==> flow/design.v <==
module signal_generator(input clk25,
       input rst,
       output hsyncOut,
       output vsyncOut,
       output [9:0] xposOut,
       output [9:0] yposOut);
reg
[9:0] xpos;
reg
[9:0] ypos;
wire
endline = (xpos == 799);
always
@(posedge clk25) begin
 if (rst || endline)
   xpos <= 0;
 else
   xpos <= xpos + 1;
end
always
@(posedge clk25) begin
 if (rst)
  ypos <= 0;
 else if (endline) begin
  if (ypos == 520)
   ypos <= 0;
  else
   ypos <= ypos + 1; 
 end
end
reg
hsync, vsync;
always
@(posedge clk25) begin
 if (rst) begin
 hsync <= 1'b1;
 vsync <= 1'b1;
 end else begin
 hsync <= ~(xpos > 664 && xpos
<= 759);   
 vsync <= ~(ypos == 490 || ypos ==
491);    
 end
end
assign
hsyncOut = hsync;
assign
vsyncOut = vsync;
assign
xposOut = xpos;
assign
yposOut = ypos;
endmodule
module game(input clk25,
    input rst,
    input [9:0] xpos,
    input [9:0] ypos,
    input rota,
    input rotb,
    input de,
    output red,
    output green,
    output blue);
reg [8:0] paddlePosition;
reg [27:0] counter;
always @(posedge clk25)
begin
 if (rst) begin
  counter <= 0;
  paddlePosition <= 160;
 end
 else begin
  counter <= counter + 1;
  if (counter == 250_000)
    begin
      counter <= 0;
if(rota || rotb)
begin
 if(rota) begin
  if(paddlePosition < 520)         
   paddlePosition <= paddlePosition + 3 ; 
 end
 else if(rotb) begin
  if(paddlePosition >= 0)         
   paddlePosition <= paddlePosition - 3;  
 end
end
end
 end
end
reg [9:0] ballX;
reg [8:0] ballY;
reg ballXpos, ballYpos;
reg Xbounce, Ybounce;
wire endOfFrame = (xpos == 0 && ypos == 480);
integer b; 
always @(posedge clk25) begin
 if (rst) begin
  ballX <= 0;
  ballY <= 0;
 end
 else if (endOfFrame) begin  
  if (ballX == 0 && ballY == 0) begin   
  ballX <= 25;
  ballY <= 280;  
  end
  else begin
   if (ballXpos ^ Xbounce) 
    ballX <= ballX + b;  
   else 
    ballX <= ballX - b;  
   if (ballYpos ^ Ybounce) 
    ballY <= ballY + b;   
   else
    ballY <= ballY - b;   
  end
 end 
end
reg [5:0] missTimer; 
reg brick_alive1;
reg brick_alive2;
reg brick_alive3;
reg brick_alive4;
reg brick_alive5;
reg brick_alive6;
reg brick_alive7;
reg brick_alive8;
reg brick_alive9; 
reg brick_alive10;
reg brick_alive11;
reg brick_alive12;
reg brick_alive13;
reg brick_alive14;
reg brick_alive15;
reg brick_alive16;
reg brick_alive17;
reg brick_alive18;
reg brick_alive19;
reg brick_alive20;
reg brick_alive21;
reg brick_alive22;
reg brick_alive23;
reg brick_alive24;
reg brick_alive25;
reg brick_alive26;
reg brick_alive27;
reg brick_alive28;
reg brick_alive29;
reg brick_alive30;
reg brick_alive31;
reg brick_alive32;
reg brick_alive33;
reg brick_alive34;
reg brick_alive35;
reg brick_alive36;
reg brick_alive37;
reg brick_alive38;  
reg brick_alive39;
reg brick_alive40;
reg brick_alive41;
reg brick_alive42;
reg brick_alive43;
reg brick_alive44;
reg brick_alive45; 
reg brick_alive46;
reg brick_alive47;
reg brick_alive48;
reg brick_alive49;
reg brick_alive50;
reg brick_alive51;
reg brick_alive52;
reg brick_alive53;
reg brick_alive54;
reg brick_alive55;
reg brick_alive56;
reg brick_alive57;
reg brick_alive58;
reg brick_alive59;
reg brick_alive60;
reg brick_alive61;
reg brick_alive62;
reg brick_alive63;
reg brick_alive64;
reg brick_alive65;
reg brick_alive66;
reg brick_alive67;
reg brick_alive68;
reg brick_alive69;
reg brick_alive70;
reg brick_alive71;
reg brick_alive72;
reg brick_alive73;
reg brick_alive74;
reg brick_alive75;
reg brick_alive76;
reg brick_alive77;
reg brick_alive78;
reg brick_alive79;
reg brick_alive80;
reg brick_alive81;
reg brick_alive82;
reg brick_alive83;
reg brick_alive84;
reg brick_alive85;
reg brick_alive86;
reg brick_alive87;
reg brick_alive88;
reg brick_alive89;
reg brick_alive90;
reg brick_alive91;
reg brick_alive92;
reg brick_alive93;
reg brick_alive94;
reg brick_alive95;
reg brick_alive96;
wire area = (xpos < 640 && ypos < 480);
wire top = (area && ypos <= 10);
wire bottom = (area && ypos >= 476);
wire left = (area && xpos <= 3);
wire right = (area && xpos >= 637);
wire border = (area && (left || right || top ));
wire brick1 = ((area && xpos >= 13 && xpos <=55 && ypos<=50 && ypos>=30)&& brick_alive1);
wire brick2 = ((area && xpos >= 65 && xpos <=107 && ypos<=50 && ypos>=30)&& brick_alive2);
wire brick3 = ((area && xpos >= 117 && xpos <=159 && ypos<=50 && ypos>=30)&& brick_alive3);
wire brick4 = ((area && xpos >= 169 && xpos <=211 && ypos<=50 && ypos>=30)&& brick_alive4);
wire brick5 = ((area && xpos >= 221 && xpos <=263 && ypos<=50 && ypos>=30)&& brick_alive5);
wire brick6 = ((area && xpos >= 273 && xpos <=315 && ypos<=50 && ypos>=30)&& brick_alive6);
wire brick7 = ((area && xpos >= 325 && xpos <=367 && ypos<=50 && ypos>=30)&& brick_alive7);
wire brick8 = ((area && xpos >= 377 && xpos <=419 && ypos<=50 && ypos>=30)&& brick_alive8);
wire brick9 = ((area && xpos >= 429 && xpos <=471 && ypos<=50 && ypos>=30)&& brick_alive9);
wire brick10 = ((area && xpos >= 481 && xpos <=523 && ypos<=50 && ypos>=30)&& brick_alive10);
wire brick11 = ((area && xpos >= 533 && xpos <=575 && ypos<=50 && ypos>=30)&& brick_alive11);
wire brick12 = ((area && xpos >= 585 && xpos <=627 && ypos<=50 && ypos>=30)&& brick_alive12);
wire brick13 = ((area && xpos >= 13 && xpos <=55 && ypos<=80 && ypos>=60)&& brick_alive13);
wire brick14 = ((area && xpos >= 65 && xpos <=107 && ypos<=80 && ypos>=60)&& brick_alive14);
wire brick15 = ((area && xpos >= 117 && xpos <=159 && ypos<=80 && ypos>=60)&& brick_alive15);
wire brick16 = ((area && xpos >= 169 && xpos <=211 && ypos<=80 && ypos>=60)&& brick_alive16);
wire brick17 = ((area && xpos >= 221 && xpos <=263 && ypos<=80 && ypos>=60)&& brick_alive17);
wire brick18 = ((area && xpos >= 273 && xpos <=315 && ypos<=80 && ypos>=60)&& brick_alive18);
wire brick19 = ((area && xpos >= 325 && xpos <=367 && ypos<=80 && ypos>=60)&& brick_alive19);
wire brick20 = ((area && xpos >= 377 && xpos <=419 && ypos<=80 && ypos>=60)&& brick_alive20);
wire brick21 = ((area && xpos >= 429 && xpos <=471 && ypos<=80 && ypos>=60)&& brick_alive21);
wire brick22 = ((area && xpos >= 481 && xpos <=523 && ypos<=80 && ypos>=60)&& brick_alive22);
wire brick23 = ((area && xpos >= 533 && xpos <=575 && ypos<=80 && ypos>=60)&& brick_alive23);
wire brick24 = ((area && xpos >= 585 && xpos <=627 && ypos<=80 && ypos>=60)&& brick_alive24);
wire brick25 = ((area && xpos >= 13 && xpos <=55 && ypos<=110 && ypos>=90)&& brick_alive25);
wire brick26 = ((area && xpos >= 65 && xpos <=107 && ypos<=110 && ypos>=90)&& brick_alive26);
wire brick27 = ((area && xpos >= 117 && xpos <=159 && ypos<=110 && ypos>=90)&& brick_alive27);
wire brick28 = ((area && xpos >= 169 && xpos <=211 && ypos<=110 && ypos>=90)&& brick_alive28);
wire brick29 = ((area && xpos >= 221 && xpos <=263 && ypos<=110 && ypos>=90)&& brick_alive29);
wire brick30 = ((area && xpos >= 273 && xpos <=315 && ypos<=110 && ypos>=90)&& brick_alive30);
wire brick31 = ((area && xpos >= 325 && xpos <=367 && ypos<=110 && ypos>=90)&& brick_alive31);
wire brick32 = ((area && xpos >= 377 && xpos <=419 && ypos<=110 && ypos>=90)&& brick_alive32);
wire brick33 = ((area && xpos >= 429 && xpos <=471 && ypos<=110 && ypos>=90)&& brick_alive33);
wire brick34 = ((area && xpos >= 481 && xpos <=523 && ypos<=110 && ypos>=90)&& brick_alive34);
wire brick35 = ((area && xpos >= 533 && xpos <=575 && ypos<=110 && ypos>=90)&& brick_alive35);
wire brick36 = ((area && xpos >= 585 && xpos <=627 && ypos<=110 && ypos>=90)&& brick_alive36);
wire brick37 = ((area && xpos >= 13 && xpos <=55 && ypos<=140 && ypos>=120)&& brick_alive37);
wire brick38 = ((area && xpos >= 65 && xpos <=107 && ypos<=140 && ypos>=120)&& brick_alive38);
wire brick39 = ((area && xpos >= 117 && xpos <=159 && ypos<=140 && ypos>=120)&& brick_alive39);
wire brick40 = ((area && xpos >= 169 && xpos <=211 && ypos<=140 && ypos>=120)&& brick_alive40);
wire brick41 = ((area && xpos >= 221 && xpos <=263 && ypos<=140 && ypos>=120)&& brick_alive41);
wire brick42 = ((area && xpos >= 273 && xpos <=315 && ypos<=140 && ypos>=120)&& brick_alive42);
wire brick43 = ((area && xpos >= 325 && xpos <=367 && ypos<=140 && ypos>=120)&& brick_alive43);
wire brick44 = ((area && xpos >= 377 && xpos <=419 && ypos<=140 && ypos>=120)&& brick_alive44);
wire brick45 = ((area && xpos >= 429 && xpos <=471 && ypos<=140 && ypos>=120)&& brick_alive45);
wire brick46 = ((area && xpos >= 481 && xpos <=523 && ypos<=140 && ypos>=120)&& brick_alive46);
wire brick47 = ((area && xpos >= 533 && xpos <=575 && ypos<=140 && ypos>=120)&& brick_alive47);
wire brick48 = ((area && xpos >= 585 && xpos <=627 && ypos<=140 && ypos>=120)&& brick_alive48);
wire brick49 = ((area && xpos >= 13 && xpos <=55 && ypos<=170 && ypos>=150)&& brick_alive49);
wire brick50 = ((area && xpos >= 65 && xpos <=107 && ypos<=170 && ypos>=150)&& brick_alive50);
wire brick51 = ((area && xpos >= 117 && xpos <=159 && ypos<=170 && ypos>=150)&& brick_alive51);
wire brick52 = ((area && xpos >= 169 && xpos <=211 && ypos<=170 && ypos>=150)&& brick_alive52);
wire brick53 = ((area && xpos >= 221 && xpos <=263 && ypos<=170 && ypos>=150)&& brick_alive53);
wire brick54 = ((area && xpos >= 273 && xpos <=315 && ypos<=170 && ypos>=150)&& brick_alive54);
wire brick55 = ((area && xpos >= 325 && xpos <=367 && ypos<=170 && ypos>=150)&& brick_alive55);
wire brick56 = ((area && xpos >= 377 && xpos <=419 && ypos<=170 && ypos>=150)&& brick_alive56);
wire brick57 = ((area && xpos >= 429 && xpos <=471 && ypos<=170 && ypos>=150)&& brick_alive57);
wire brick58 = ((area && xpos >= 481 && xpos <=523 && ypos<=170 && ypos>=150)&& brick_alive58);
wire brick59 = ((area && xpos >= 533 && xpos <=575 && ypos<=170 && ypos>=150)&& brick_alive59);
wire brick60 = ((area && xpos >= 585 && xpos <=627 && ypos<=170 && ypos>=150)&& brick_alive60);
wire brick61 = ((area && xpos >= 13 && xpos <=55 && ypos<=200 && ypos>=180)&& brick_alive61);
wire brick62 = ((area && xpos >= 65 && xpos <=107 && ypos<=200 && ypos>=180)&& brick_alive62);
wire brick63 = ((area && xpos >= 117 && xpos <=159 && ypos<=200 && ypos>=180)&& brick_alive63);
wire brick64 = ((area && xpos >= 169 && xpos <=211 && ypos<=200 && ypos>=180)&& brick_alive64);
wire brick65 = ((area && xpos >= 221 && xpos <=263 && ypos<=200 && ypos>=180)&& brick_alive65);
wire brick66 = ((area && xpos >= 273 && xpos <=315 && ypos<=200 && ypos>=180)&& brick_alive66);
wire brick67 = ((area && xpos >= 325 && xpos <=367 && ypos<=200 && ypos>=180)&& brick_alive67);
wire brick68 = ((area && xpos >= 377 && xpos <=419 && ypos<=200 && ypos>=180)&& brick_alive68);
wire brick69 = ((area && xpos >= 429 && xpos <=471 && ypos<=200 && ypos>=180)&& brick_alive69);
wire brick70 = ((area && xpos >= 481 && xpos <=523 && ypos<=200 && ypos>=180)&& brick_alive70);
wire brick71 = ((area && xpos >= 533 && xpos <=575 && ypos<=200 && ypos>=180)&& brick_alive71);
wire brick72 = ((area && xpos >= 585 && xpos <=627 && ypos<=200 && ypos>=180)&& brick_alive72);
wire brick73 = ((area && xpos >= 13 && xpos <=55 && ypos<=230 && ypos>=210)&& brick_alive73);
wire brick74 = ((area && xpos >= 65 && xpos <=107 && ypos<=230 && ypos>=210)&& brick_alive74);
wire brick75 = ((area && xpos >= 117 && xpos <=159 && ypos<=230 && ypos>=210)&& brick_alive75);
wire brick76 = ((area && xpos >= 169 && xpos <=211 && ypos<=230 && ypos>=210)&& brick_alive76);
wire brick77 = ((area && xpos >= 221 && xpos <=263 && ypos<=230 && ypos>=210)&& brick_alive77);
wire brick78 = ((area && xpos >= 273 && xpos <=315 && ypos<=230 && ypos>=210)&& brick_alive78);
wire brick79 = ((area && xpos >= 325 && xpos <=367 && ypos<=230 && ypos>=210)&& brick_alive79);
wire brick80 = ((area && xpos >= 377 && xpos <=419 && ypos<=230 && ypos>=210)&& brick_alive80);
wire brick81 = ((area && xpos >= 429 && xpos <=471 && ypos<=230 && ypos>=210)&& brick_alive81);
wire brick82 = ((area && xpos >= 481 && xpos <=523 && ypos<=230 && ypos>=210)&& brick_alive82);
wire brick83 = ((area && xpos >= 533 && xpos <=575 && ypos<=230 && ypos>=210)&& brick_alive83);
wire brick84 = ((area && xpos >= 585 && xpos <=627 && ypos<=230 && ypos>=210)&& brick_alive84);
wire brick85 = ((area && xpos >= 13 && xpos <=55 && ypos<=260 && ypos>=240)&& brick_alive85);
wire brick86 = ((area && xpos >= 65 && xpos <=107 && ypos<=260 && ypos>=240)&& brick_alive86);
wire brick87 = ((area && xpos >= 117 && xpos <=159 && ypos<=260 && ypos>=240)&& brick_alive87);
wire brick88 = ((area && xpos >= 169 && xpos <=211 && ypos<=260 && ypos>=240)&& brick_alive88);
wire brick89 = ((area && xpos >= 221 && xpos <=263 && ypos<=260 && ypos>=240)&& brick_alive89);
wire brick90 = ((area && xpos >= 273 && xpos <=315 && ypos<=260 && ypos>=240)&& brick_alive90);
wire brick91 = ((area && xpos >= 325 && xpos <=367 && ypos<=260 && ypos>=240)&& brick_alive91);
wire brick92 = ((area && xpos >= 377 && xpos <=419 && ypos<=260 && ypos>=240)&& brick_alive92);
wire brick93 = ((area && xpos >= 429 && xpos <=471 && ypos<=260 && ypos>=240)&& brick_alive93);
wire brick94 = ((area && xpos >= 481 && xpos <=523 && ypos<=260 && ypos>=240)&& brick_alive94);
wire brick95 = ((area && xpos >= 533 && xpos <=575 && ypos<=260 && ypos>=240)&& brick_alive95);
wire brick96 = ((area && xpos >= 585 && xpos <=627 && ypos<=260 && ypos>=240)&& brick_alive96);
integer a;
wire paddle = (xpos >= paddlePosition+4 && xpos <= paddlePosition+80+a && ypos >= 440 && ypos <= 447); 
wire ball = (xpos >= ballX && xpos <= ballX+5 && ypos >= ballY && ypos <= ballY+5); 
wire background = (area && !(border || paddle || ball));
wire missed = area && missTimer != 0;
assign red   = { missed || border || paddle || ball || brick1 || brick2 || brick3 || brick4 || brick5 || brick6 || brick7 || brick8 
                                                 || brick9 || brick10 || brick11 || brick12 || brick13 || brick14 || brick15 || brick16 
                 || brick17 || brick18 || brick19 || brick20 || brick21 || brick22 || brick23 || brick24 
                 || brick73 || brick74 || brick75 || brick76 || brick77 || brick78 || brick79 || brick80 
                 || brick81 || brick82 || brick83 || brick84 || brick85 || brick86 || brick87 || brick88 
                 || brick89 || brick90 || brick91 || brick92 || brick93 || brick94 || brick95 || brick96};
assign green = {  missed ||  border || paddle ||ball || brick25 || brick26 || brick27 || brick28 || brick29 || brick32
                 || brick33 || brick34 || brick35 || brick36 || brick37 || brick38 || brick39 || brick40 
                 || brick41 || brick42 || brick43 || brick44 || brick45 || brick46 || brick47 || brick48 
                 || brick49 || brick50 || brick51 || brick52 || brick53 || brick54 || brick55 || brick56 
                 || brick57 || brick58 || brick59 || brick60 || brick61 || brick62 || brick63 || brick64 
                 || brick65 || brick66 || brick67 || brick68 || brick69 || brick70 || brick71 || brick72 
                 || brick73 || brick74 || brick75 || brick76 || brick77 || brick78 || brick79 || brick80 
                 || brick81 || brick82 || brick83 || brick84 || brick85 || brick86 || brick87 || brick88 
                 || brick89 || brick90 || brick91 || brick92 || brick93 || brick94 || brick95 || brick96 };
assign blue  = {  missed ||  border || paddle || ball || brick25 || brick26 || brick27 || brick28 || brick29 || brick30 || brick31 || brick32 
                 || brick33 || brick34 || brick35 || brick36 || brick37 || brick38 || brick39 || brick40 
               || brick41 || brick42 || brick43 || brick44 || brick45 || brick46 || brick47 || brick48};
always @(posedge clk25) begin
 if (rst) begin
  Xbounce <= 0;
  Ybounce <= 0;
  ballXpos <= 1;
  ballYpos <= 1;
  missTimer <= 0;
a=4;
b=3;
brick_alive1=1;
brick_alive2=1;
brick_alive3=1;
brick_alive4=1;
brick_alive5=1;
brick_alive6=1;
brick_alive7=1;
brick_alive8=1;
brick_alive9=1;
brick_alive10=1;
brick_alive11=1;
brick_alive12=1;
brick_alive13=1;
brick_alive14=1;
brick_alive15=1;
brick_alive16=1;
brick_alive17=1;
brick_alive18=1;
brick_alive19=1;
brick_alive20=1;
brick_alive21=1;
brick_alive22=1;
brick_alive23=1;
brick_alive24=1;
brick_alive25=1;
brick_alive26=1;
brick_alive27=1;
brick_alive28=1;
brick_alive29=1;
brick_alive30=1;
brick_alive31=1;
brick_alive32=1;
brick_alive33=1;
brick_alive34=1;
brick_alive35=1;
brick_alive36=1;
brick_alive37=1;
brick_alive38=1;
brick_alive39=1;
brick_alive40=1;
brick_alive41=1;
brick_alive42=1;
brick_alive43=1;
brick_alive44=1;
brick_alive45=1;
brick_alive46=1;
brick_alive47=1;
brick_alive48=1;
brick_alive49=1;
brick_alive50=1;
brick_alive51=1;
brick_alive52=1;
brick_alive53=1;
brick_alive54=1;
brick_alive55=1;
brick_alive56=1;
brick_alive57=1;
brick_alive58=1;
brick_alive59=1;
brick_alive60=1;
brick_alive61=1;
brick_alive62=1;
brick_alive63=1;
brick_alive64=1;
brick_alive65=1;
brick_alive66=1;
brick_alive67=1;
brick_alive68=1;
brick_alive69=1;
brick_alive70=1;
brick_alive71=1;
brick_alive72=1;
brick_alive73=1;
brick_alive74=1;
brick_alive75=1;
brick_alive76=1;
brick_alive77=1;
brick_alive78=1;
brick_alive79=1;
brick_alive80=1;
brick_alive81=1;
brick_alive82=1;
brick_alive83=1;
brick_alive84=1;
brick_alive85=1;
brick_alive86=1;
brick_alive87=1;
brick_alive88=1;
brick_alive89=1;
brick_alive90=1;
brick_alive91=1;
brick_alive92=1;
brick_alive93=1;
brick_alive94=1;
brick_alive95=1;
brick_alive96=1;
 end
 else if (!endOfFrame) begin
  if (ball && (left || right))
   Xbounce <= 1;
  if (ball && (top || bottom || (paddle && ballYpos)))
   Ybounce <= 1;
  if (ball && bottom)
   missTimer <= 60; 
   if (de==1'b1) begin
a=4;
b=3;
brick_alive1=1;
brick_alive2=1;
brick_alive3=1;
brick_alive4=1;
brick_alive5=1;
brick_alive6=1;
brick_alive7=1;
brick_alive8=1;
brick_alive9=1; 
brick_alive10=1;
brick_alive11=1;
brick_alive12=1;
brick_alive13=1;
brick_alive14=1;
brick_alive15=1;
brick_alive16=1;
brick_alive17=1;
brick_alive18=1;
brick_alive19=1;
brick_alive20=1;
brick_alive21=1;
brick_alive22=1;
brick_alive23=1;
brick_alive24=1;
brick_alive25=1;
brick_alive26=1;
brick_alive27=1;
brick_alive28=1;
brick_alive29=1;
brick_alive30=1;
brick_alive31=1;
brick_alive32=1;
brick_alive33=1;
brick_alive34=1;
brick_alive35=1;
brick_alive36=1;
brick_alive37=1;
brick_alive38=1;  
brick_alive39=1;
brick_alive40=1;
brick_alive41=1;
brick_alive42=1;
brick_alive43=1;
brick_alive44=1;
brick_alive45=1; 
brick_alive46=1;
brick_alive47=1;
brick_alive48=1;
brick_alive49=1;
brick_alive50=1;
brick_alive51=1;
brick_alive52=1;
brick_alive53=1;
brick_alive54=1;
brick_alive55=1;
brick_alive56=1;
brick_alive57=1;
brick_alive58=1;
brick_alive59=1;
brick_alive60=1;
brick_alive61=1;
brick_alive62=1;
brick_alive63=1;
brick_alive64=1;
brick_alive65=1;
brick_alive66=1;
brick_alive67=1;
brick_alive68=1;
brick_alive69=1;
brick_alive70=1;
brick_alive71=1;
brick_alive72=1;
brick_alive73=1;
brick_alive74=1;
brick_alive75=1;
brick_alive76=1;
brick_alive77=1;
brick_alive78=1;
brick_alive79=1;
brick_alive80=1;
brick_alive81=1;
brick_alive82=1;
brick_alive83=1;
brick_alive84=1;
brick_alive85=1;
brick_alive86=1;
brick_alive87=1;
brick_alive88=1;
brick_alive89=1;
brick_alive90=1;
brick_alive91=1;
brick_alive92=1;
brick_alive93=1;
brick_alive94=1;
brick_alive95=1;
brick_alive96=1;
   end
     if (ball && (area && xpos >= 13 && xpos <=55 && ypos<=50 && ypos>=30)) 
     brick_alive1 = 0;
     if (ball && (area && xpos >= 65 && xpos <=107 && ypos<=50 && ypos>=30)) 
     brick_alive2=0;
     if (ball&& (area && xpos >= 117 && xpos <=159 && ypos<=50 && ypos>=30))
     brick_alive3=0;
     if ( ball && (area && xpos >= 169 && xpos <=211 && ypos<=50 && ypos>=30)) 
    brick_alive4=0;
     if ( ball && (area && xpos >= 221 && xpos <=263 && ypos<=50 && ypos>=30)) 
    brick_alive5=0;
     if ( ball&& (area && xpos >= 273 && xpos <=315 && ypos<=50 && ypos>=30)) 
    brick_alive6=0;
     if (ball&& (area && xpos >= 325 && xpos <=367 && ypos<=50 && ypos>=30)) begin
    brick_alive7=0;
    end
     if ( ball&& (area && xpos >= 377 && xpos <=419 && ypos<=50 && ypos>=30)) begin
    brick_alive8=0;
    end
     if ( ball&& (area && xpos >= 429 && xpos <=471 && ypos<=50 && ypos>=30)) begin
    brick_alive9=0;
    end
     if ( ball && (area && xpos >= 481 && xpos <=523 && ypos<=50 && ypos>=30)) begin
    brick_alive10=0;
    end
     if ( ball && (area && xpos >= 533 && xpos <=575 && ypos<=50 && ypos>=30)) begin
    brick_alive11=0;
    end
     if ( ball && (area && xpos >= 585 && xpos <=627 && ypos<=50 && ypos>=30)) begin
    brick_alive12=0;
    end
     if (ball && (area && xpos >= 13 && xpos <=55 && ypos<=80 && ypos>=60))begin
     brick_alive13 = 0;
    end
     if (ball && (area && xpos >= 65 && xpos <=107 && ypos<=80 && ypos>=60)) begin
     brick_alive14=0;
    end
     if (ball&& (area && xpos >= 117 && xpos <=159 && ypos<=80 && ypos>=60))begin
     brick_alive15=0;
    end
     if ( ball && (area && xpos >= 169 && xpos <=211 && ypos<=80 && ypos>=60)) begin
    brick_alive16=0;
    end
     if ( ball && (area && xpos >= 221 && xpos <=263 && ypos<=80 && ypos>=60)) begin
    brick_alive17=0;
    end
     if ( ball&& (area && xpos >= 273 && xpos <=315 && ypos<=80 && ypos>=60)) begin
    brick_alive18=0;
    end
     if (ball&& (area && xpos >= 325 && xpos <=367 && ypos<=80 && ypos>=60)) begin
    brick_alive19=0;
    end
     if ( ball&& (area && xpos >= 377 && xpos <=419 && ypos<=80 && ypos>=60)) begin
    brick_alive20=0;
    end
     if ( ball&& (area && xpos >= 429 && xpos <=471 && ypos<=80 && ypos>=60)) begin
    brick_alive21=0;
    end
     if ( ball && (area && xpos >= 481 && xpos <=523 && ypos<=80 && ypos>=60)) begin
    brick_alive22=0;
    end
     if ( ball && (area && xpos >= 533 && xpos <=575 && ypos<=80 && ypos>=60)) begin
    brick_alive23=0;
    end
     if ( ball && (area && xpos >= 585 && xpos <=627 && ypos<=80 && ypos>=60)) begin
    brick_alive24=0;
    end
     if (ball && (area && xpos >= 13 && xpos <=55 && ypos<=110 && ypos>=90)) begin
     brick_alive25 = 0;
    end
     if (ball && (area && xpos >= 65 && xpos <=107 && ypos<=110 && ypos>=90)) begin
     brick_alive26=0;
    end
     if (ball&& (area && xpos >= 117 && xpos <=159 && ypos<=110 && ypos>=90))begin
     brick_alive27=0;
    end
     if ( ball && (area && xpos >= 169 && xpos <=211 && ypos<=110 && ypos>=90)) begin
    brick_alive28=0;
    end
     if ( ball && (area && xpos >= 221 && xpos <=263 && ypos<=110 && ypos>=90)) begin
    brick_alive29=0;
    end
     if ( ball&& (area && xpos >= 273 && xpos <=315 && ypos<=110 && ypos>=90)) begin
    brick_alive30=0;
    a=40;
    end
     if (ball&& (area && xpos >= 325 && xpos <=367 && ypos<=110 && ypos>=90)) begin
    brick_alive31=0;
    b=5;
    end
     if ( ball&& (area && xpos >= 377 && xpos <=419 && ypos<=110 && ypos>=90)) begin
    brick_alive32=0;
    end
     if ( ball&& (area && xpos >= 429 && xpos <=471 && ypos<=110 && ypos>=90)) begin
    brick_alive33=0;
    end
     if ( ball && (area && xpos >= 481 && xpos <=523 && ypos<=110 && ypos>=90)) begin
    brick_alive34=0;
    end
     if ( ball && (area && xpos >= 533 && xpos <=575 && ypos<=110 && ypos>=90)) begin
    brick_alive35=0;
    end
     if ( ball && (area && xpos >= 585 && xpos <=627 && ypos<=110 && ypos>=90)) begin
    brick_alive36=0;
    end
     if (ball && (area && xpos >= 13 && xpos <=55 && ypos<=140 && ypos>=120))begin
     brick_alive37 = 0;
    end
     if (ball && (area && xpos >= 65 && xpos <=107 && ypos<=140 && ypos>=120)) begin
     brick_alive38=0;
    end
     if (ball&& (area && xpos >= 117 && xpos <=159 && ypos<=140 && ypos>=120))begin
     brick_alive39=0;
    end
     if ( ball && (area && xpos >= 169 && xpos <=211 && ypos<=140 && ypos>=120)) begin
    brick_alive40=0;
    end
     if ( ball && (area && xpos >= 221 && xpos <=263 && ypos<=140 && ypos>=120)) begin
    brick_alive41=0;
    end
     if ( ball&& (area && xpos >= 273 && xpos <=315 && ypos<=140 && ypos>=120)) begin
    brick_alive42=0;
    end
     if (ball&& (area && xpos >= 325 && xpos <=367 && ypos<=140 && ypos>=120)) begin
    brick_alive43=0;
    end
     if ( ball&& (area && xpos >= 377 && xpos <=419 && ypos<=140 && ypos>=120)) begin
    brick_alive44=0;
    end
     if ( ball&& (area && xpos >= 429 && xpos <=471 && ypos<=140 && ypos>=120)) begin
    brick_alive45=0;
    end
     if ( ball && (area && xpos >= 481 && xpos <=523 && ypos<=140 && ypos>=120)) begin
    brick_alive46=0;
    end
     if ( ball && (area && xpos >= 533 && xpos <=575 && ypos<=140 && ypos>=120)) begin
    brick_alive47=0;
    end
     if ( ball && (area && xpos >= 585 && xpos <=627 && ypos<=140 && ypos>=120)) begin
    brick_alive48=0;
    end
     if (ball && (area && xpos >= 13 && xpos <=55 && ypos<=170 && ypos>=150)) begin
     brick_alive49 = 0;
    end
     if (ball && (area && xpos >= 65 && xpos <=107 && ypos<=170 && ypos>=150)) begin
     brick_alive50=0;
    end
     if (ball&& (area && xpos >= 117 && xpos <=159 && ypos<=170 && ypos>=150))begin
     brick_alive51=0;
    end
     if ( ball && (area && xpos >= 169 && xpos <=211 && ypos<=170 && ypos>=150)) begin
    brick_alive52=0;
    end
     if ( ball && (area && xpos >= 221 && xpos <=263 && ypos<=170 && ypos>=150)) begin
    brick_alive53=0;
    end
     if ( ball&& (area && xpos >= 273 && xpos <=315 && ypos<=170 && ypos>=150)) begin
    brick_alive54=0;
    end
     if (ball&& (area && xpos >= 325 && xpos <=367 && ypos<=170 && ypos>=150)) begin
    brick_alive55=0;
    end
     if ( ball&& (area && xpos >= 377 && xpos <=419 && ypos<=170 && ypos>=150)) begin
    brick_alive56=0;
    end
     if ( ball&& (area && xpos >= 429 && xpos <=471 && ypos<=170 && ypos>=150)) begin
    brick_alive57=0;
    end
     if ( ball && (area && xpos >= 481 && xpos <=523 && ypos<=170 && ypos>=150)) begin
    brick_alive58=0;
    end
     if ( ball && (area && xpos >= 533 && xpos <=575 && ypos<=170 && ypos>=150)) begin
    brick_alive59=0;
    end
     if ( ball && (area && xpos >= 585 && xpos <=627 && ypos<=170 && ypos>=150)) begin
    brick_alive60=0;
    end
     if (ball && (area && xpos >= 13 && xpos <=55 && ypos<=200 && ypos>=180)) begin
     brick_alive61 = 0;
    end
     if (ball && (area && xpos >= 65 && xpos <=107 && ypos<=200 && ypos>=180)) begin
     brick_alive62=0;
    end
     if (ball&& (area && xpos >= 117 && xpos <=159 && ypos<=200 && ypos>=180))begin
     brick_alive63=0;
    end
     if ( ball && (area && xpos >= 169 && xpos <=211 && ypos<=200 && ypos>=180)) begin
    brick_alive64=0;
    end
     if ( ball && (area && xpos >= 221 && xpos <=263 && ypos<=200 && ypos>=180)) begin
    brick_alive65=0;
    end
     if ( ball&& (area && xpos >= 273 && xpos <=315 && ypos<=200 && ypos>=180)) begin
    brick_alive66=0;
    end
     if (ball&& (area && xpos >= 325 && xpos <=367 && ypos<=200 && ypos>=180)) begin
    brick_alive67=0;
    end
     if ( ball&& (area && xpos >= 377 && xpos <=419 && ypos<=200 && ypos>=180)) begin
    brick_alive68=0;
    end
     if ( ball&& (area && xpos >= 429 && xpos <=471 && ypos<=200 && ypos>=180)) begin
    brick_alive69=0;   
    end
     if ( ball && (area && xpos >= 481 && xpos <=523 && ypos<=200 && ypos>=180)) begin
    brick_alive70=0;
    end
     if ( ball && (area && xpos >= 533 && xpos <=575 && ypos<=200 && ypos>=180)) begin
    brick_alive71=0;
    end
     if ( ball && (area && xpos >= 585 && xpos <=627 && ypos<=200 && ypos>=180)) begin
    brick_alive72=0;
    end
     if (ball && (area && xpos >= 13 && xpos <=55 && ypos<=230 && ypos>=210)) begin
     brick_alive73 =0;
    end
     if (ball && (area && xpos >= 65 && xpos <=107 && ypos<=230 && ypos>=210)) begin
     brick_alive74=0;
    end
     if (ball&& (area && xpos >= 117 && xpos <=159 && ypos<=230 && ypos>=210))begin
     brick_alive75=0;
    end
     if ( ball && (area && xpos >= 169 && xpos <=211 && ypos<=230 && ypos>=210)) begin
    brick_alive76=0;
    end
     if ( ball && (area && xpos >= 221 && xpos <=263 && ypos<=230 && ypos>=210)) begin
    brick_alive77=0;
    end
     if ( ball&& (area && xpos >= 273 && xpos <=315 && ypos<=230 && ypos>=210)) begin
    brick_alive78=0;
    end
     if (ball&& (area && xpos >= 325 && xpos <=367 && ypos<=230 && ypos>=210)) begin
    brick_alive79=0;
    end
     if ( ball&& (area && xpos >= 377 && xpos <=419 && ypos<=230 && ypos>=210)) begin
    brick_alive80=0;
    end
     if ( ball&& (area && xpos >= 429 && xpos <=471 && ypos<=230 && ypos>=210)) begin
    brick_alive81=0;
    end
     if ( ball && (area && xpos >= 481 && xpos <=523 && ypos<=230 && ypos>=210)) begin
    brick_alive82=0;
    end
     if ( ball && (area && xpos >= 533 && xpos <=575 && ypos<=230 && ypos>=210)) begin
    brick_alive83=0;
    end
     if ( ball && (area && xpos >= 585 && xpos <=627 && ypos<=230 && ypos>=210)) begin
    brick_alive84=0;
    end
     if (ball && (area && xpos >= 13 && xpos <=55 && ypos<=260 && ypos>=240)) begin
     brick_alive85 = 0;
    end
     if (ball && (area && xpos >= 65 && xpos <=107 && ypos<=260 && ypos>=240)) begin
     brick_alive86=0;
    end
     if (ball&& (area && xpos >= 117 && xpos <=159 && ypos<=260 && ypos>=240))begin
     brick_alive87=0;
    end
     if ( ball && (area && xpos >= 169 && xpos <=211 && ypos<=260 && ypos>=240)) begin
    brick_alive88=0;
    end
     if ( ball && (area && xpos >= 221 && xpos <=263 && ypos<=260 && ypos>=240)) begin
    brick_alive89=0;
    end
     if ( ball&& (area && xpos >= 273 && xpos <=315 && ypos<=260 && ypos>=240)) begin
    brick_alive90=0;
    end
     if (ball&& (area && xpos >= 325 && xpos <=367 && ypos<=260 && ypos>=240)) begin
    brick_alive91=0;
    end
     if ( ball&& (area && xpos >= 377 && xpos <=419 && ypos<=260 && ypos>=240)) begin
    brick_alive92=0;
    end
     if ( ball&& (area && xpos >= 429 && xpos <=471 && ypos<=260 && ypos>=240)) begin
    brick_alive93=0;
    end
     if ( ball && (area && xpos >= 481 && xpos <=523 && ypos<=260 && ypos>=240)) begin
    brick_alive94=0;
    end
     if ( ball && (area && xpos >= 533 && xpos <=575 && ypos<=260 && ypos>=240)) begin
    brick_alive95=0;
    end
     if ( ball && (area && xpos >= 585 && xpos <=627 && ypos<=260 && ypos>=240)) begin
    brick_alive96=0;
    end    
 end
  else begin
  if (ballX == 0 && ballY == 0) begin 
   ballXpos <= 1;
   ballYpos <= 1;
   Xbounce <= 0;
   Ybounce <= 0;
  end 
  else begin
   if (Xbounce)
    ballXpos <= ~ballXpos;
   if (Ybounce)
    ballYpos <= ~ballYpos;   
   Xbounce <= 0;  
   Ybounce <= 0;  
   if (missTimer != 0)
    missTimer <= missTimer - 1;
  end
 end
end  
endmodule
module breakout(
    input  clk,
    input  rst,
    input  rota,
    input  rotb,
    input  de,
    output red,
    output green,
    output blue,
    output hsync,
    output vsync
    );
wire [9:0] xpos;
wire [9:0] ypos;
signal_generator signal_generator_inst(clk, rst, hsync, vsync, xpos, ypos);
game game_inst(clk, rst, xpos, ypos, ~rota, ~rotb, ~de, red, green, blue);
endmodule
# Reports on breakout
# What the tools print for breakout, step after step.
# Line numbers count from 1 in the design file above.
# Library cell names are shortened.
# The mark - stands for no value.
# design
top	breakout
clk_port	clk
cell_library	sky130hd
lib_corner	tt_025C_1v80

# Elaborated design
# Yosys after proc, flatten, opt, wreduce and memory -nomap, before mapping. Memory bits, and registers merged into a memory's read port (data or address), are not among the register bits. Print and check cells are not counted. Equal cells are merged and count once.
# bits
reg_bits	226
input_bits	5
out_inout_bits	5
elab_cells	1102
# classes
n_addsub	15
compare	58
n_eq	106
muxes	118
n_logic	9
reduce_and_logical	685
# ops
cell	count
1-bit logical AND	428
2-bit AND reduction	98
2-bit by 1-bit inequality test with 1-bit output (second input constant)	97
1-bit logical OR	147
1-bit 2-to-1 mux	101
10-bit by 32-bit <= comparator with 1-bit output	3
10-bit by 9-bit greater-or-equal comparator with 1-bit output (second input constant)	7
10-bit by 9-bit <= comparator with 1-bit output (second input constant)	7
32-bit 2-to-1 mux	2
10-bit by 8-bit greater-or-equal comparator with 1-bit output (second input constant)	6
10-bit by 8-bit <= comparator with 1-bit output (second input constant)	6
9-bit 2-to-1 mux	6
10-bit 2-to-1 mux	5
10-bit <= comparator (second input constant)	4
10-bit by 7-bit greater-or-equal comparator with 1-bit output (second input constant)	4
10-bit by 32-bit greater-or-equal comparator with 1-bit output	1
32-bit adder	1
10-bit greater-or-equal comparator (second input constant)	3
10-bit by 7-bit <= comparator with 1-bit output (second input constant)	3
10-bit by 9-bit == test with 1-bit output (second input constant)	3
28-bit by 1-bit adder with 28-bit output (second input constant)	1
28-bit by 18-bit == test with 1-bit output (second input constant)	1
6-bit 2-to-1 mux	4
10-bit by 1-bit adder with 10-bit output (second input constant)	2
10-bit == test (second input constant)	2
10-bit by 6-bit <= comparator with 1-bit output (second input constant)	2
10-bit logical NOT	2
9-bit by 3-bit adder with 10-bit output (second input constant)	2
# Other operator kinds: 30; their cells: 43.

# Longest topological paths
# Depth = most cells in a row (Yosys ltp): at word level without a register or memory, in the mapped netlist without a sequential cell, where the memories' decode and read muxes count.
# logic_depth
word_depth	79
ABC_AREA	0
mapped_depth	18
depth_no_buf	18

# Mapped cells and area
# The flow's flattened synthesis, as Yosys stat reports it; memories are mapped. The netlist is that of the ABC_AREA named above (0 if unset); the other value can give another one.
# by_type
type	count	area_total_um2
dfxtp_1	186	3.72E+03
ha_1	99	1.24E+03
nor2_1	154	578.054
a21oi_1	112	560.538
o22a_1	47	411.645
xnor2_1	47	411.645
xor2_1	46	402.886
nand2_1	103	386.621
o21ai_0	61	305.293
inv_1	57	213.955
clkbuf_1	51	191.434
nand3_1	35	175.168
a222oi_1	15	150.144
nand4_1	23	143.888
a31oi_1	21	131.376
and3_1	20	125.12
nor3_1	25	125.12
a22oi_1	14	105.101
# Not listed: further types 59, cells in them 208.
# synth_totals
stdcells	1324
synth_area_mm2	0.0110619
seqArea_mm2	0.0037236
ff_cells	186
buf_cells	62
# By module: a second synthesis without flattening, with its own total; a netlist apart from the flattened one above.
# hier_totals
cells_unflattened	1365
area_unflattened_mm2	0.0111519
# Rows give one instance, submodules left out.
# by_module
mod	instances	n_cells	area_mm2	seq_area_mm2
game	1	1242	0.0100859	0.0032831
signal_generator	1	120	0.0010548	0.0004404
breakout	1	3	0.0000113	0

# Worst setup path after synthesis
# OpenSTA on the mapped netlist: ideal clock, no wires. The path of least setup slack (recovery checks aside). Input and output delay are each 20% of the period. Register names are those of the netlist, which keeps one name where synthesis merged equal registers.
# synth_path
path_type	reg-to-output
startpoint	register game_inst.paddlePosition[2]
endpoint	output port blue
clock_period_ps	40000
out_delay_ps	8000
t_first_pin_ps	0
t_arrival_ps	3240
t_required_ps	32000
setup_slack_ps	28760
path_delay_ps	3240
stages	19
n_path_buf	0
period_less_setup_slack_ps	11240
# "path_delay_ps" is the arrival time less input delay plus setup time.
# At an output port there is no setup time.
# "stages": output pins that drive a net of the path, with the launching flip-flop's if there is one; two outputs of one cell count as two.
# "period_less_setup_slack_ps" = period - worst setup slack (recovery checks aside). The figure is calculated, with input and output delays left at 20% of the set period.
# The rows between start and end are the longest chain of elaborated cells between them; the timing report does not say that the signal goes this way. Where chains are equally long, one stands for them.
# Each line given opens the expression or statement behind the cell; cells for indexed reads and writes are added by Yosys, which also makes memories of some case tables.
# A register here has more assigning lines than the two given.
# synth_via
path_cell_list	dfxtp_1 ha_1 inv_1 fa_1 nor2_1 a21oi_1 nor2b_1 o21ai_0 o21ai_0 a21oi_1 xor2_1 ha_1 nand4_1 a21oi_1 a21oi_1 o211a_1 nor4_1 nor4b_1 o21ai_0
elab_chain_cells	32
cone_cells	34
cone_classes	3 x add/sub; 2 x compare; 29 x reduce/logical
# synth_rtl
item	line	source
start: declaration	64	reg [8:0] paddlePosition;
start: assignment	81	paddlePosition <= paddlePosition + 3 ;
start: assignment	85	paddlePosition <= paddlePosition - 3;
9-bit by 7-bit adder with 10-bit output	319	wire paddle = (xpos >= paddlePosition+4 && xpos <= paddlePosition+80+a && ypos >= 440 && ypos <= 447);
32-bit adder	319
10-bit by 32-bit <= comparator with 1-bit output	319
1-bit logical AND (3 in a row)	319
1-bit logical OR (26 in a row)	338	assign blue  = {  missed ||  border || paddle || ball || brick25 || brick26 || brick27 || brick28 || brick29 | ...
end: declaration	867	output blue,

# Worst path after layout
# From the final timing report of record 1: the path of least setup slack in the routed layout; clock arrival at registers is part of the times.
# The report prints the path's times to 10 ps; the period is as set.
# layout_path
path_type	reg-to-output
startpoint	register game_inst.paddlePosition[4]
endpoint	output port blue
clock_period_ps	11800
out_delay_ps	2360
t_first_pin_ps	430
t_arrival_ps	5080
t_required_ps	9440
setup_slack_ps	4360
stages	18
n_path_buf	1
# The rows between start and end are the longest chain of elaborated cells between them; the timing report does not say that the signal goes this way. Where chains are equally long, one stands for them.
# A register here has more assigning lines than the two given.
# layout_via
path_cell_list	dfxtp_1 ha_1 ha_1 a21oi_1 nor2b_1 o21ai_0 o21ai_0 a21oi_1 xor2_1 ha_1 nand4_1 a21oi_1 a21oi_1 o211a_1 nor4_1 nor4b_1 o21ai_0 clkdlybuf4s50_1
elab_chain_cells	32
cone_cells	34
cone_classes	3 x add/sub; 2 x compare; 29 x reduce/logical
# layout_rtl
item	line	source
start: declaration	64	reg [8:0] paddlePosition;
start: assignment	81	paddlePosition <= paddlePosition + 3 ;
start: assignment	85	paddlePosition <= paddlePosition - 3;
9-bit by 7-bit adder with 10-bit output	319	wire paddle = (xpos >= paddlePosition+4 && xpos <= paddlePosition+80+a && ypos >= 440 && ypos <= 447);
32-bit adder	319
10-bit by 32-bit <= comparator with 1-bit output	319
1-bit logical AND (3 in a row)	319
1-bit logical OR (26 in a row)	338	assign blue  = {  missed ||  border || paddle || ball || brick25 || brick26 || brick27 || brick28 || brick29 | ...
end: declaration	867	output blue,

# Stored flow runs of breakout (4 of them; Yosys, OpenROAD, sky130hd). They differ in their settings and are not a sequence. Constraints: input delay and output delay 20% of the set period each, output load 0.01 pF.
# By "timing.achieved_period_ps" is meant the clock period of the run minus its worst setup slack. This is arithmetic on one report: input and output delays are still those of the set period (20% each).
# By "worst_path_time_ps" is meant the share of the clock period that the worst setup path is allowed (20% is reserved at inputs, 20% at outputs), minus its slack. Clock arrival times at its registers enter into it.
# "power.total_w": no workload was simulated; the value follows from the tool's default switching activity.
# "worst_path_time_ps" is known to 10 ps.
# Among the settings, n/a means not set for that run.
stored run	CORE_UTILIZATION	period_ns	CAP_MARGIN	CORE_MARGIN	SLEW_MARGIN	CELL_PAD_IN_SITES_GLOBAL_PLACEMENT	CTS_CLUSTER_SIZE	GPL_TIMING_DRIVEN	MIN_ROUTING_LAYER	PLACE_DENSITY	TNS_END_PERCENT	CELL_PAD_IN_SITES_DETAIL_PLACEMENT	ABC_AREA	CORE_ASPECT_RATIO	CTS_CLUSTER_DIAMETER	GPL_ROUTABILITY_DRIVEN	PLACE_DENSITY_LB_ADDON	SETUP_SLACK_MARGIN	synthesis_area_mm2	total_die_area_mm2	finalCellArea_mm2	fin_util_pct	fin_ws_ps	fin_tns_ps	hold_ws_ps	power.total_w	timing.achieved_period_ps	worst_path_time_ps	timing.worst_path_kind
record 1	40	11.8	20	2	20	n/a	n/a	n/a	n/a	n/a	n/a	n/a	n/a	n/a	n/a	n/a	n/a	n/a	0.0110619	0.0290004	0.0121316	44.9	4362	0	472	0.00133	7438	5080	reg-to-output
record 2	69	9.73	20	2	10	0	90	1	met1	0.49	50	n/a	n/a	n/a	n/a	n/a	n/a	n/a	0.0110619	0.0170603	0.0119289	75.6	2718	0	475	0.001556	7012	5070	reg-to-output
record 3	40	40.0	20	5	20	n/a	n/a	n/a	n/a	n/a	n/a	2	n/a	n/a	n/a	n/a	n/a	n/a	0.0110619	0.0310799	0.0121229	44.7	26492	0	486	0.0003913	13508	5510	reg-to-output
record 4	31	18.1	20	10	5	n/a	n/a	1	n/a	n/a	n/a	n/a	0	1.05	213	0	0.26	1.39	0.0110619	0.043642	0.0122955	35.1	9290	0	465	0.0008581	8810	5190	reg-to-output
